==> flow/design.v <==
module ctr #(
	parameter ADR_WIDTH = 6
)(
	input wire clk_i,
	input wire rst_i,
	input wire carry_i,
	input wire [2-1:0] op_i,
	output reg [1-1:0] ctr_marmux_o,
	output reg [2-1:0] ctr_carrymux_o,
	output reg ctr_pc_reg_en_o,
	output reg ctr_a_reg_en_o,
	output reg ctr_mar_reg_en_o,
	output reg ctr_d_reg_en_o,
	output reg ctr_we_o,
	output reg [2-1:0] ctr_aluop_o
);
	localparam STATE_WIDTH = 12;
	localparam [STATE_WIDTH-1:0]
		s_fi	=	12'b000_000_000_001,
		s_rm	=	12'b000_000_000_010,
		s_nf	=	12'b000_000_000_100,
		s_nc	=	12'b000_000_001_000,
		s_af	=	12'b000_000_010_000,
		s_ac	=	12'b000_000_100_000,
		s_jc	=	12'b000_001_000_000,
		s_sw	=	12'b000_010_000_000,
		s_pm	=	12'b000_100_000_000,
		s_nw	=	12'b001_000_000_000,
		s_aw	=	12'b010_000_000_000,
		s_fw	=	12'b100_000_000_000;
	reg [STATE_WIDTH-1:0] current, next;
	always @(posedge clk_i) begin:sequential
		if (rst_i) begin
			current <= s_fi;
		end else begin
			current <= next;
		end
	end
	always @* begin:combnext
	case (current)
		s_fi:
			next = s_fw;
		s_fw:
			next = s_rm;
		s_rm:
			case (op_i)
				2'b00 : begin
					next = s_nf;
				end
				2'b01 : begin
					next = s_af;
				end
				2'b10 : begin
					next = s_sw;
				end
				2'b11 : begin
					if (carry_i) begin
						next = s_jc;
					end else begin
						next = s_fi;
					end
				end
				default:
					next = s_fi;
			endcase
		s_nf:
			next = s_nw;
                s_nw:
                        next = s_nc;
		s_nc:
			next = s_pm;
		s_af:
			next = s_aw;
                s_aw:
                        next = s_ac;
		s_ac:
			next = s_pm;
		s_jc:
			next = s_pm;
		s_sw:
			next = s_pm;
		s_pm:
			next = s_fi;
		default:
			next = s_fi;
	endcase
	end
	always @* begin:combout
	case(current)
		s_fi:
		begin
			ctr_pc_reg_en_o = 1'b1;
			ctr_marmux_o = 1'b1;
			ctr_mar_reg_en_o = 1'b0;
			ctr_aluop_o = 2'b01;
			ctr_a_reg_en_o = 1'b0;
			ctr_we_o = 1'b0;
			ctr_d_reg_en_o = 1'b0;
			ctr_carrymux_o = 2'b00;
		end
		s_fw:
		begin
			ctr_pc_reg_en_o = 1'b1;
			ctr_marmux_o = 1'b1;
			ctr_mar_reg_en_o = 1'b0;
			ctr_aluop_o = 2'b01;
			ctr_a_reg_en_o = 1'b0;
			ctr_we_o = 1'b0;
			ctr_d_reg_en_o = 1'b1;
			ctr_carrymux_o = 2'b00;
		end
		s_rm:
		begin
			ctr_pc_reg_en_o = 1'b0;
			ctr_marmux_o = 1'b0;
			ctr_mar_reg_en_o = 1'b1;
			ctr_aluop_o = 2'b01;
			ctr_a_reg_en_o = 1'b0;
			ctr_we_o = 1'b0;
			ctr_d_reg_en_o = 1'b0;
			ctr_carrymux_o = 2'b00;
		end
		s_nf:
		begin
			ctr_pc_reg_en_o = 1'b0;
			ctr_marmux_o = 1'b1;
			ctr_mar_reg_en_o = 1'b0;
			ctr_aluop_o = 2'b01;
			ctr_a_reg_en_o = 1'b0;
			ctr_we_o = 1'b0;
			ctr_d_reg_en_o = 1'b0;
			ctr_carrymux_o = 2'b00;
		end
		s_nw:
		begin
			ctr_pc_reg_en_o = 1'b0;
			ctr_marmux_o = 1'b1;
			ctr_mar_reg_en_o = 1'b0;
			ctr_aluop_o = 2'b01;
			ctr_a_reg_en_o = 1'b0;
			ctr_we_o = 1'b0;
			ctr_d_reg_en_o = 1'b1;
			ctr_carrymux_o = 2'b00;
		end
		s_nc:
		begin
			ctr_pc_reg_en_o = 1'b0;
			ctr_marmux_o = 1'b1;
			ctr_mar_reg_en_o = 1'b0;
			ctr_aluop_o = 2'b00;
			ctr_a_reg_en_o = 1'b1;
			ctr_we_o = 1'b0;
			ctr_d_reg_en_o = 1'b0;
			ctr_carrymux_o = 2'b01;
		end
		s_af:
		begin
			ctr_pc_reg_en_o = 1'b0;
			ctr_marmux_o = 1'b1;
			ctr_mar_reg_en_o = 1'b0;
			ctr_aluop_o = 2'b01;
			ctr_a_reg_en_o = 1'b0;
			ctr_we_o = 1'b0;
			ctr_d_reg_en_o = 1'b0;
			ctr_carrymux_o = 2'b00;
		end
		s_aw:
		begin
			ctr_pc_reg_en_o = 1'b0;
			ctr_marmux_o = 1'b1;
			ctr_mar_reg_en_o = 1'b0;
			ctr_aluop_o = 2'b01;
			ctr_a_reg_en_o = 1'b0;
			ctr_we_o = 1'b0;
			ctr_d_reg_en_o = 1'b1;
			ctr_carrymux_o = 2'b00;
		end
		s_ac:
		begin
			ctr_pc_reg_en_o = 1'b0;
			ctr_marmux_o = 1'b1;
			ctr_mar_reg_en_o = 1'b0;
			ctr_aluop_o = 2'b01;
			ctr_a_reg_en_o = 1'b1;
			ctr_we_o = 1'b0;
			ctr_d_reg_en_o = 1'b0;
			ctr_carrymux_o = 2'b01;
		end
		s_jc:
		begin
			ctr_pc_reg_en_o = 1'b0;
			ctr_marmux_o = 1'b1;
			ctr_mar_reg_en_o = 1'b0;
			ctr_aluop_o = 2'b01;
			ctr_a_reg_en_o = 1'b0;
			ctr_we_o = 1'b0;
			ctr_d_reg_en_o = 1'b0;
			ctr_carrymux_o = 2'b10;
		end
		s_sw:
		begin
			ctr_pc_reg_en_o = 1'b0;
			ctr_marmux_o = 1'b1;
			ctr_mar_reg_en_o = 1'b0;
			ctr_aluop_o = 2'b01;
			ctr_a_reg_en_o = 1'b0;
			ctr_we_o = 1'b1;
			ctr_d_reg_en_o = 1'b0;
			ctr_carrymux_o = 2'b00;
		end
		s_pm:
		begin
			ctr_pc_reg_en_o = 1'b0;
			ctr_marmux_o = 1'b1;
			ctr_mar_reg_en_o = 1'b1;
			ctr_aluop_o = 2'b01;
			ctr_a_reg_en_o = 1'b0;
			ctr_we_o = 1'b0;
			ctr_d_reg_en_o = 1'b0;
			ctr_carrymux_o = 2'b00;
		end
		default:
		begin
			ctr_pc_reg_en_o = 1'b0;
			ctr_marmux_o = 1'b1;
			ctr_mar_reg_en_o = 1'b1;
			ctr_aluop_o = 2'b01;
			ctr_a_reg_en_o = 1'b0;
			ctr_we_o = 1'b0;
			ctr_d_reg_en_o = 1'b0;
			ctr_carrymux_o = 2'b00;
		end
	endcase
	end
endmodule
module adr #(
	parameter ADR_WIDTH = 6
)(
	input wire clk_i,
	input wire rst_i,
	input wire [ADR_WIDTH-1:0] adr_i,
	input wire [1-1:0] ctr_marmux_i,
	input wire ctr_mar_reg_en_i,
	input wire ctr_pc_reg_en_i,
	output wire [ADR_WIDTH-1:0] adr_o
);
	reg [ADR_WIDTH-1:0] mar_reg;
	reg [ADR_WIDTH-1:0] mar_reg_next;
	reg [ADR_WIDTH-1:0] pc_reg;
	reg [ADR_WIDTH-1:0] pc_reg_next;
	always @(posedge clk_i) begin:seq
		if (rst_i) begin
			pc_reg <= 0;
			mar_reg <= 0;
		end else begin
			if (ctr_pc_reg_en_i) begin
				pc_reg <= pc_reg_next;
			end
			if (ctr_mar_reg_en_i) begin
				mar_reg <= mar_reg_next;
			end
		end
	end
	always @* begin:comb
		pc_reg_next = mar_reg + 1'd1;
		case (ctr_marmux_i)
			1'b0 : begin
				mar_reg_next = adr_i;
			end
			1'b1 : begin
				mar_reg_next = pc_reg;
			end
			default:
				mar_reg_next = pc_reg;
		endcase
	end
	assign adr_o = mar_reg;
endmodule
module dat #(
	parameter DATA_WIDTH = 8
)(
	input wire clk_i,
	input wire rst_i,
	input wire [DATA_WIDTH-1:0] data_i,
	input wire [2-1:0] ctr_aluop_i,
	input wire ctr_a_reg_en_i,
	input wire [2-1:0] ctr_carrymux_i,
	output wire carry_o,
	output wire [DATA_WIDTH-1:0] data_o
);
	reg [DATA_WIDTH-1:0] a_reg;
	reg [DATA_WIDTH-1:0] a_reg_next;
	reg carry_reg;
	reg carry_next;
	reg carry_alu;
	always @(posedge clk_i) begin:seq
		if (rst_i) begin
			a_reg <= 0;
			carry_reg <= 0;
		end else begin
			if (ctr_a_reg_en_i) begin
				a_reg <= a_reg_next;
			end
			carry_reg <= carry_next;
		end
	end
	always @* begin:comb
		case (ctr_aluop_i)
			2'b00 : begin
				{carry_alu, a_reg_next} =
					{1'b0, ~(a_reg | data_i)};
			end
			2'b01 : begin
				{carry_alu, a_reg_next} =
					a_reg + data_i;
			end
			2'b11 : begin
				{carry_alu, a_reg_next} = {1'b0, a_reg};
			end
			2'b10 : begin
				{carry_alu, a_reg_next} = {carry_reg, a_reg};
			end
			default:
				{carry_alu, a_reg_next} = {carry_reg, a_reg};
		endcase
		case (ctr_carrymux_i)
			2'b00 : begin
				carry_next = carry_reg;
			end
			2'b01 : begin
				carry_next = carry_alu;
			end
			2'b10 : begin
				carry_next = 0;
			end
			default:
				carry_next = carry_reg;
		endcase
	end
	assign data_o = a_reg;
	assign carry_o = carry_reg;
endmodule
module alpacacorn #(
	parameter ADR_WIDTH = 6,
	parameter DATA_WIDTH = 8
)(
	input wire clk_i,
	input wire rst_i,
	input wire [DATA_WIDTH-1:0] data_i,
	output wire [DATA_WIDTH-1:0] data_o,
	output wire [ADR_WIDTH-1:0] adr_o,
	output wire we_o
);
	wire carry_dat_ctr;
	wire [2-1:0] ctr_carrymux_ctr_dat;
	wire ctr_a_reg_en_ctr_dat;
	wire [1-1:0] ctr_marmux_ctr_adr;
	wire ctr_mar_reg_en_ctr_adr;
	wire ctr_pc_reg_en_ctr_adr;
	wire ctr_d_reg_en;
	wire [2-1:0] ctr_aluop_ctr_dat;
	reg [DATA_WIDTH-1:0] d_reg;
	always @(posedge clk_i) begin:seq
		if (rst_i) begin
			d_reg <= 0;
		end else begin
			if (ctr_d_reg_en) begin
				d_reg <= data_i;
			end
		end
	end
	ctr #(
		.ADR_WIDTH(ADR_WIDTH)
	) i_ctr (
		.clk_i(clk_i),
		.rst_i(rst_i),
		.carry_i(carry_dat_ctr),
		.op_i(d_reg[DATA_WIDTH-1:DATA_WIDTH-2]),
		.ctr_marmux_o(ctr_marmux_ctr_adr),
		.ctr_carrymux_o(ctr_carrymux_ctr_dat),
		.ctr_a_reg_en_o(ctr_a_reg_en_ctr_dat),
		.ctr_d_reg_en_o(ctr_d_reg_en),
		.ctr_mar_reg_en_o(ctr_mar_reg_en_ctr_adr),
		.ctr_pc_reg_en_o(ctr_pc_reg_en_ctr_adr),
		.ctr_aluop_o(ctr_aluop_ctr_dat),
		.ctr_we_o(we_o)
	);
	adr #(
		.ADR_WIDTH(ADR_WIDTH)
	) i_adr (
		.clk_i(clk_i),
		.rst_i(rst_i),
		.adr_i(d_reg[ADR_WIDTH-1:0]),
		.ctr_marmux_i(ctr_marmux_ctr_adr),
		.ctr_mar_reg_en_i(ctr_mar_reg_en_ctr_adr),
		.ctr_pc_reg_en_i(ctr_pc_reg_en_ctr_adr),
		.adr_o(adr_o)
	);
	dat #(
		.DATA_WIDTH(DATA_WIDTH)
	) i_dat (
		.clk_i(clk_i),
		.rst_i(rst_i),
		.data_i(d_reg),
		.ctr_aluop_i(ctr_aluop_ctr_dat),
		.ctr_carrymux_i(ctr_carrymux_ctr_dat),
		.ctr_a_reg_en_i(ctr_a_reg_en_ctr_dat),
		.carry_o(carry_dat_ctr),
		.data_o(data_o)
	);
endmodule
* Reports on alpacacorn *
Tool output for the design above, in the order of the flow.
Lines are those of the file above, counted from 1.
Operators: Yosys type, input widths -> output width; for muxes data width and select width s.
The mark n/a stands for no value.

design
  top = alpacacorn
  clock = clk_i
  library = sky130hd
  library corner = tt_025C_1v80

* After elaboration *
Counts by Yosys on the flattened word-level netlist (proc, flatten, opt, wreduce; memories kept). Register bits leave out memories and registers merged into their read ports (data or address). Print and check cells are left out. Cells with the same type and inputs are merged into one.

word-level totals
  memory cells = 0
  bits in latches = 0
  clocked read ports x word width = 0
  register bits after elaboration = 41
  ROM bits = 0
  cells after elaboration = 55
  bits in writable memories = 0

cells by class
  order comparisons = 0
  add/sub/neg operators = 2
  shift operators = 0
  bitwise gates (word level) = 4
  multiplexer cells = 13
  reductions and logical operators = 10
  div/mod/pow operators = 0
  equality and inequality tests = 20
  multipliers = 0

operators with widths
  operator              count
  $pmux 12 s8           1
  $pmux 12 s4           1
  $pmux 9 s3            1
  $eq 12x1->1 const B   1
  $eq 12x10->1 const B  1
  $eq 12x11->1 const B  1
  $eq 12x12->1 const B  1
  $eq 12x2->1 const B   1
  $eq 12x3->1 const B   1
  $eq 12x4->1 const B   1
  $eq 12x5->1 const B   1
  $eq 12x6->1 const B   1
  $eq 12x7->1 const B   1
  $eq 12x8->1 const B   1
  $pmux 6 s2            1
  $reduce_or 10->1      1
  $add 8x8->9           1
  $or 8x8->8            1
  $not 8->8             1
  $mux 7                1
  $eq 2x2->1 const B    3
  $add 6x1->6 const B   1
  $mux 1                6
  $eq 1x2->1 const B    2
  $eq 2x1->1 const B    2
  $logic_not 2->1       2
  $reduce_or 2->1       2
  $reduce_or 4->1       1

Other operator kinds: 9; their cells: 10.

* Longest topological paths *
Longest topological path by Yosys (ltp), each cell counted once; first at word level (registers and memories cut), then after technology mapping (sequential cells cut; the memories' decode and read muxes count).

logic depth
  depth after elaboration = 6
  ABC_AREA = 0
  depth in mapped cells = 8

* Netlist *
Yosys stat after the flow's synthesis: flattened, memories mapped to cells. It holds for the ABC_AREA given above (unset counts as 0); a run with the other value may have another netlist.

cells by type
  cell                       count
  sky130_fd_sc_hd__dfxtp_1   41
  sky130_fd_sc_hd__ha_1      18
  sky130_fd_sc_hd__mux2i_1   16
  sky130_fd_sc_hd__nor2_1    40
  sky130_fd_sc_hd__a21oi_1   21
  sky130_fd_sc_hd__inv_1     19
  sky130_fd_sc_hd__a211oi_1  8
  sky130_fd_sc_hd__xor2_1    5
  sky130_fd_sc_hd__nor2b_1   6
  sky130_fd_sc_hd__nor3_1    7
  sky130_fd_sc_hd__xnor2_1   4
  sky130_fd_sc_hd__nand3_1   6
  sky130_fd_sc_hd__nand2_1   6
  sky130_fd_sc_hd__fa_1      1
  sky130_fd_sc_hd__nor4_1    3
  sky130_fd_sc_hd__a221oi_1  2
  sky130_fd_sc_hd__buf_2     3
  sky130_fd_sc_hd__clkbuf_1  4

Other cell types: 16; their cells: 22.

mapped netlist
  flip-flops = 41
  area of sequential cells = 820.8 sq um
  chip area (Yosys) = 2029.4 sq um
  mapped cells = 232

The figures by module come from a second, unflattened synthesis with its own total; it is not the netlist above.

second synthesis, totals
  cell total of the unflattened synthesis = 231
  area total of the unflattened synthesis = 2133.3 sq um

Rows give one instance, submodules left out.

by module
  module               area (sq um)  instances  cells
  dat #(DATA_WIDTH=8)  902.1         1          108
  adr #(ADR_WIDTH=6)   530.5         1          56
  ctr #(ADR_WIDTH=6)   415.4         1          41
  alpacacorn           285.3         1          26

* Path before layout *
Path of least setup slack by OpenSTA after synthesis, without wires, with an ideal clock, recovery checks aside; 20% of the period is set as input and as output delay. Where synthesis merged equal registers, the netlist keeps one of their names.

path after synthesis
  path kind = reg-to-reg
  start = reg i_dat.a_reg[0]
  end = reg i_dat.carry_reg
  required time = 2430 ps
  clock period = 2500 ps
  arrival = 1976 ps
  setup time = 70 ps
  setup slack = 453 ps
  path buffers = 0
  path delay = 2046 ps
  stages on the path = 9
  launch time at the first pin = 0 ps
  period reached after synthesis = 2047 ps

"path delay" is the arrival time less input delay plus setup time.
"stages on the path": output pins that drive a net of the path, with the launching flip-flop's if there is one; two outputs of one cell count as two.
"period reached after synthesis" = period - worst setup slack (recovery checks aside). The figure is calculated, with input and output delays left at 20% of the set period.
The rows between start and end are the longest chain of elaborated cells between them; the timing report does not say that the signal goes this way. Where chains are equally long, one stands for them.
Each line given opens the expression or statement behind the cell; cells for indexed reads and writes are added by Yosys, which also makes memories of some case tables.

between the ends, after synthesis
  path through = sky130_fd_sc_hd__dfxtp_1 > sky130_fd_sc_hd__ha_1 > sky130_fd_sc_hd__inv_1 > sky130_fd_sc_hd__fa_1 > sky130_fd_sc_hd__and2b_1 > sky130_fd_sc_hd__o2111ai_1 > sky130_fd_sc_hd__and4b_1 > sky130_fd_sc_hd__or3_1 > sky130_fd_sc_hd__a21oi_1
  cells in the longest elaborated chain = 3
  elaborated cells between the ends (all ways) = 3

ends and longest elaborated chain, after synthesis
  item             RTL line  source
  start, declared  291       reg [DATA_WIDTH-1:0] a_reg;
  start, assigned  298       a_reg <= 0;
  start, assigned  302       a_reg <= a_reg_next;
  $add 8x8->9      315       a_reg + data_i;
  $pmux 9 s3       308       case (ctr_aluop_i)
  $pmux 1 s2       326       case (ctr_carrymux_i)
  end, assigned    299       carry_reg <= 0;
  end, assigned    304       carry_reg <= carry_next;
  end, declared    293       reg carry_reg;

* Timing after layout *
Path of least setup slack in the final report of run 1 (OpenROAD, finished layout, wires in). Where an end is a register, its clock arrival counts in the times.
The path's times are printed in steps of 10 ps; the period is the one set.

path after layout
  path kind = reg-to-reg
  start = reg d_reg[0]
  end = reg i_dat.carry_reg
  path buffers = 0
  stages on the path = 9
  arrival = 2170 ps
  setup slack = -40 ps
  setup time = 60 ps
  clock period = 1900 ps
  required time = 2120 ps
  launch time at the first pin = 290 ps

The rows between start and end are the longest chain of elaborated cells between them; the timing report does not say that the signal goes this way. Where chains are equally long, one stands for them.

between the ends, after layout
  path through = sky130_fd_sc_hd__dfxtp_4 > sky130_fd_sc_hd__ha_4 > sky130_fd_sc_hd__inv_2 > sky130_fd_sc_hd__fa_2 > sky130_fd_sc_hd__and2b_1 > sky130_fd_sc_hd__o2111ai_1 > sky130_fd_sc_hd__and4b_1 > sky130_fd_sc_hd__or3_1 > sky130_fd_sc_hd__a21oi_2
  cells in the longest elaborated chain = 3
  elaborated cells between the ends (all ways) = 3

ends and longest elaborated chain, after layout
  item             RTL line  source
  start, declared  362       reg [DATA_WIDTH-1:0] d_reg;
  start, assigned  365       d_reg <= 0;
  start, assigned  368       d_reg <= data_i;
  $add 8x8->9      315       a_reg + data_i;
  $pmux 9 s3       308       case (ctr_aluop_i)
  $pmux 1 s2       326       case (ctr_carrymux_i)
  end, assigned    299       carry_reg <= 0;
  end, assigned    304       carry_reg <= carry_next;
  end, declared    293       reg carry_reg;

## Implementation results

6 stored runs of alpacacorn in the flow (synthesis by Yosys, layout by OpenROAD, sky130hd cells), in arbitrary order. Constraints: input delay and output delay 20% of the set period each, output load 0.01 pF.
"reached clock period": clock period set for the run, less the worst setup slack. It is reckoned from that one timing run; input and output delays stay at 20% of the period that was set.
"critical path time": the worst setup path's part of the clock period (all of it between registers, 20% less for each end at a port) less its slack. A launch clock that arrives late makes it longer, a capture clock that arrives late makes it shorter.
"total design power" is the tool's figure for a default switching activity; nothing was simulated.
"critical path time" is given in steps of 10 ps.
Among the settings, . means not set for that run.

setting or result                        run 1       run 2       run 3       run 4       run 5       run 6
CORE_UTILIZATION                         26          40          40          27          27          40
CTS_CLUSTER_DIAMETER                     197         .           197         291         291         .
CTS_CLUSTER_SIZE                         48          .           48          .           .           .
GPL_TIMING_DRIVEN                        0           .           0           .           0           .
HOLD_SLACK_MARGIN                        0.18        .           0.18        .           .           .
MAX_ROUTING_LAYER                        met4        .           .           met4        met5        .
SLEW_MARGIN                              5           20          5           20          20          20
period_ns                                1.9         3.71        2.07        2.24        2.24        2.17
CAP_MARGIN                               20          20          20          40          40          20
CORE_MARGIN                              2           2           2           2           7           2
ABC_AREA                                 .           .           .           0           0           .
CELL_PAD_IN_SITES_DETAIL_PLACEMENT       .           .           .           2           2           .
CORE_ASPECT_RATIO                        .           .           .           0.68        0.68        .
PLACE_DENSITY_LB_ADDON                   .           .           .           0.17        0.14        .
SETUP_SLACK_MARGIN                       .           .           .           0.55        0.55        0.18
GPL_ROUTABILITY_DRIVEN                   .           .           .           .           1           .
post-route setup TNS (ps)                -43         0           0           0           0           0
total design power (W)                   0.001638    0.0008453   0.001561    0.00151     0.001607    0.001583
Yosys chip area after synthesis (sq um)  2029.4      2029.4      2029.4      2029.4      2029.4      2029.4
lowest setup slack (ps)                  -43         1536        74          323         301         281
critical path time (ps)                  1940        2170        2000        1920        1940        1890
worst path kind                          reg-to-reg  reg-to-reg  reg-to-reg  reg-to-reg  reg-to-reg  reg-to-reg
final utilization (%)                    33.4        49.9        51.6        37.0        38.7        51.8
total die area (sq um)                   8528.5      5659.6      5659.6      8238.6      10184.9     5659.6
reached clock period (ps)                1943        2174        1996        1917        1939        1889
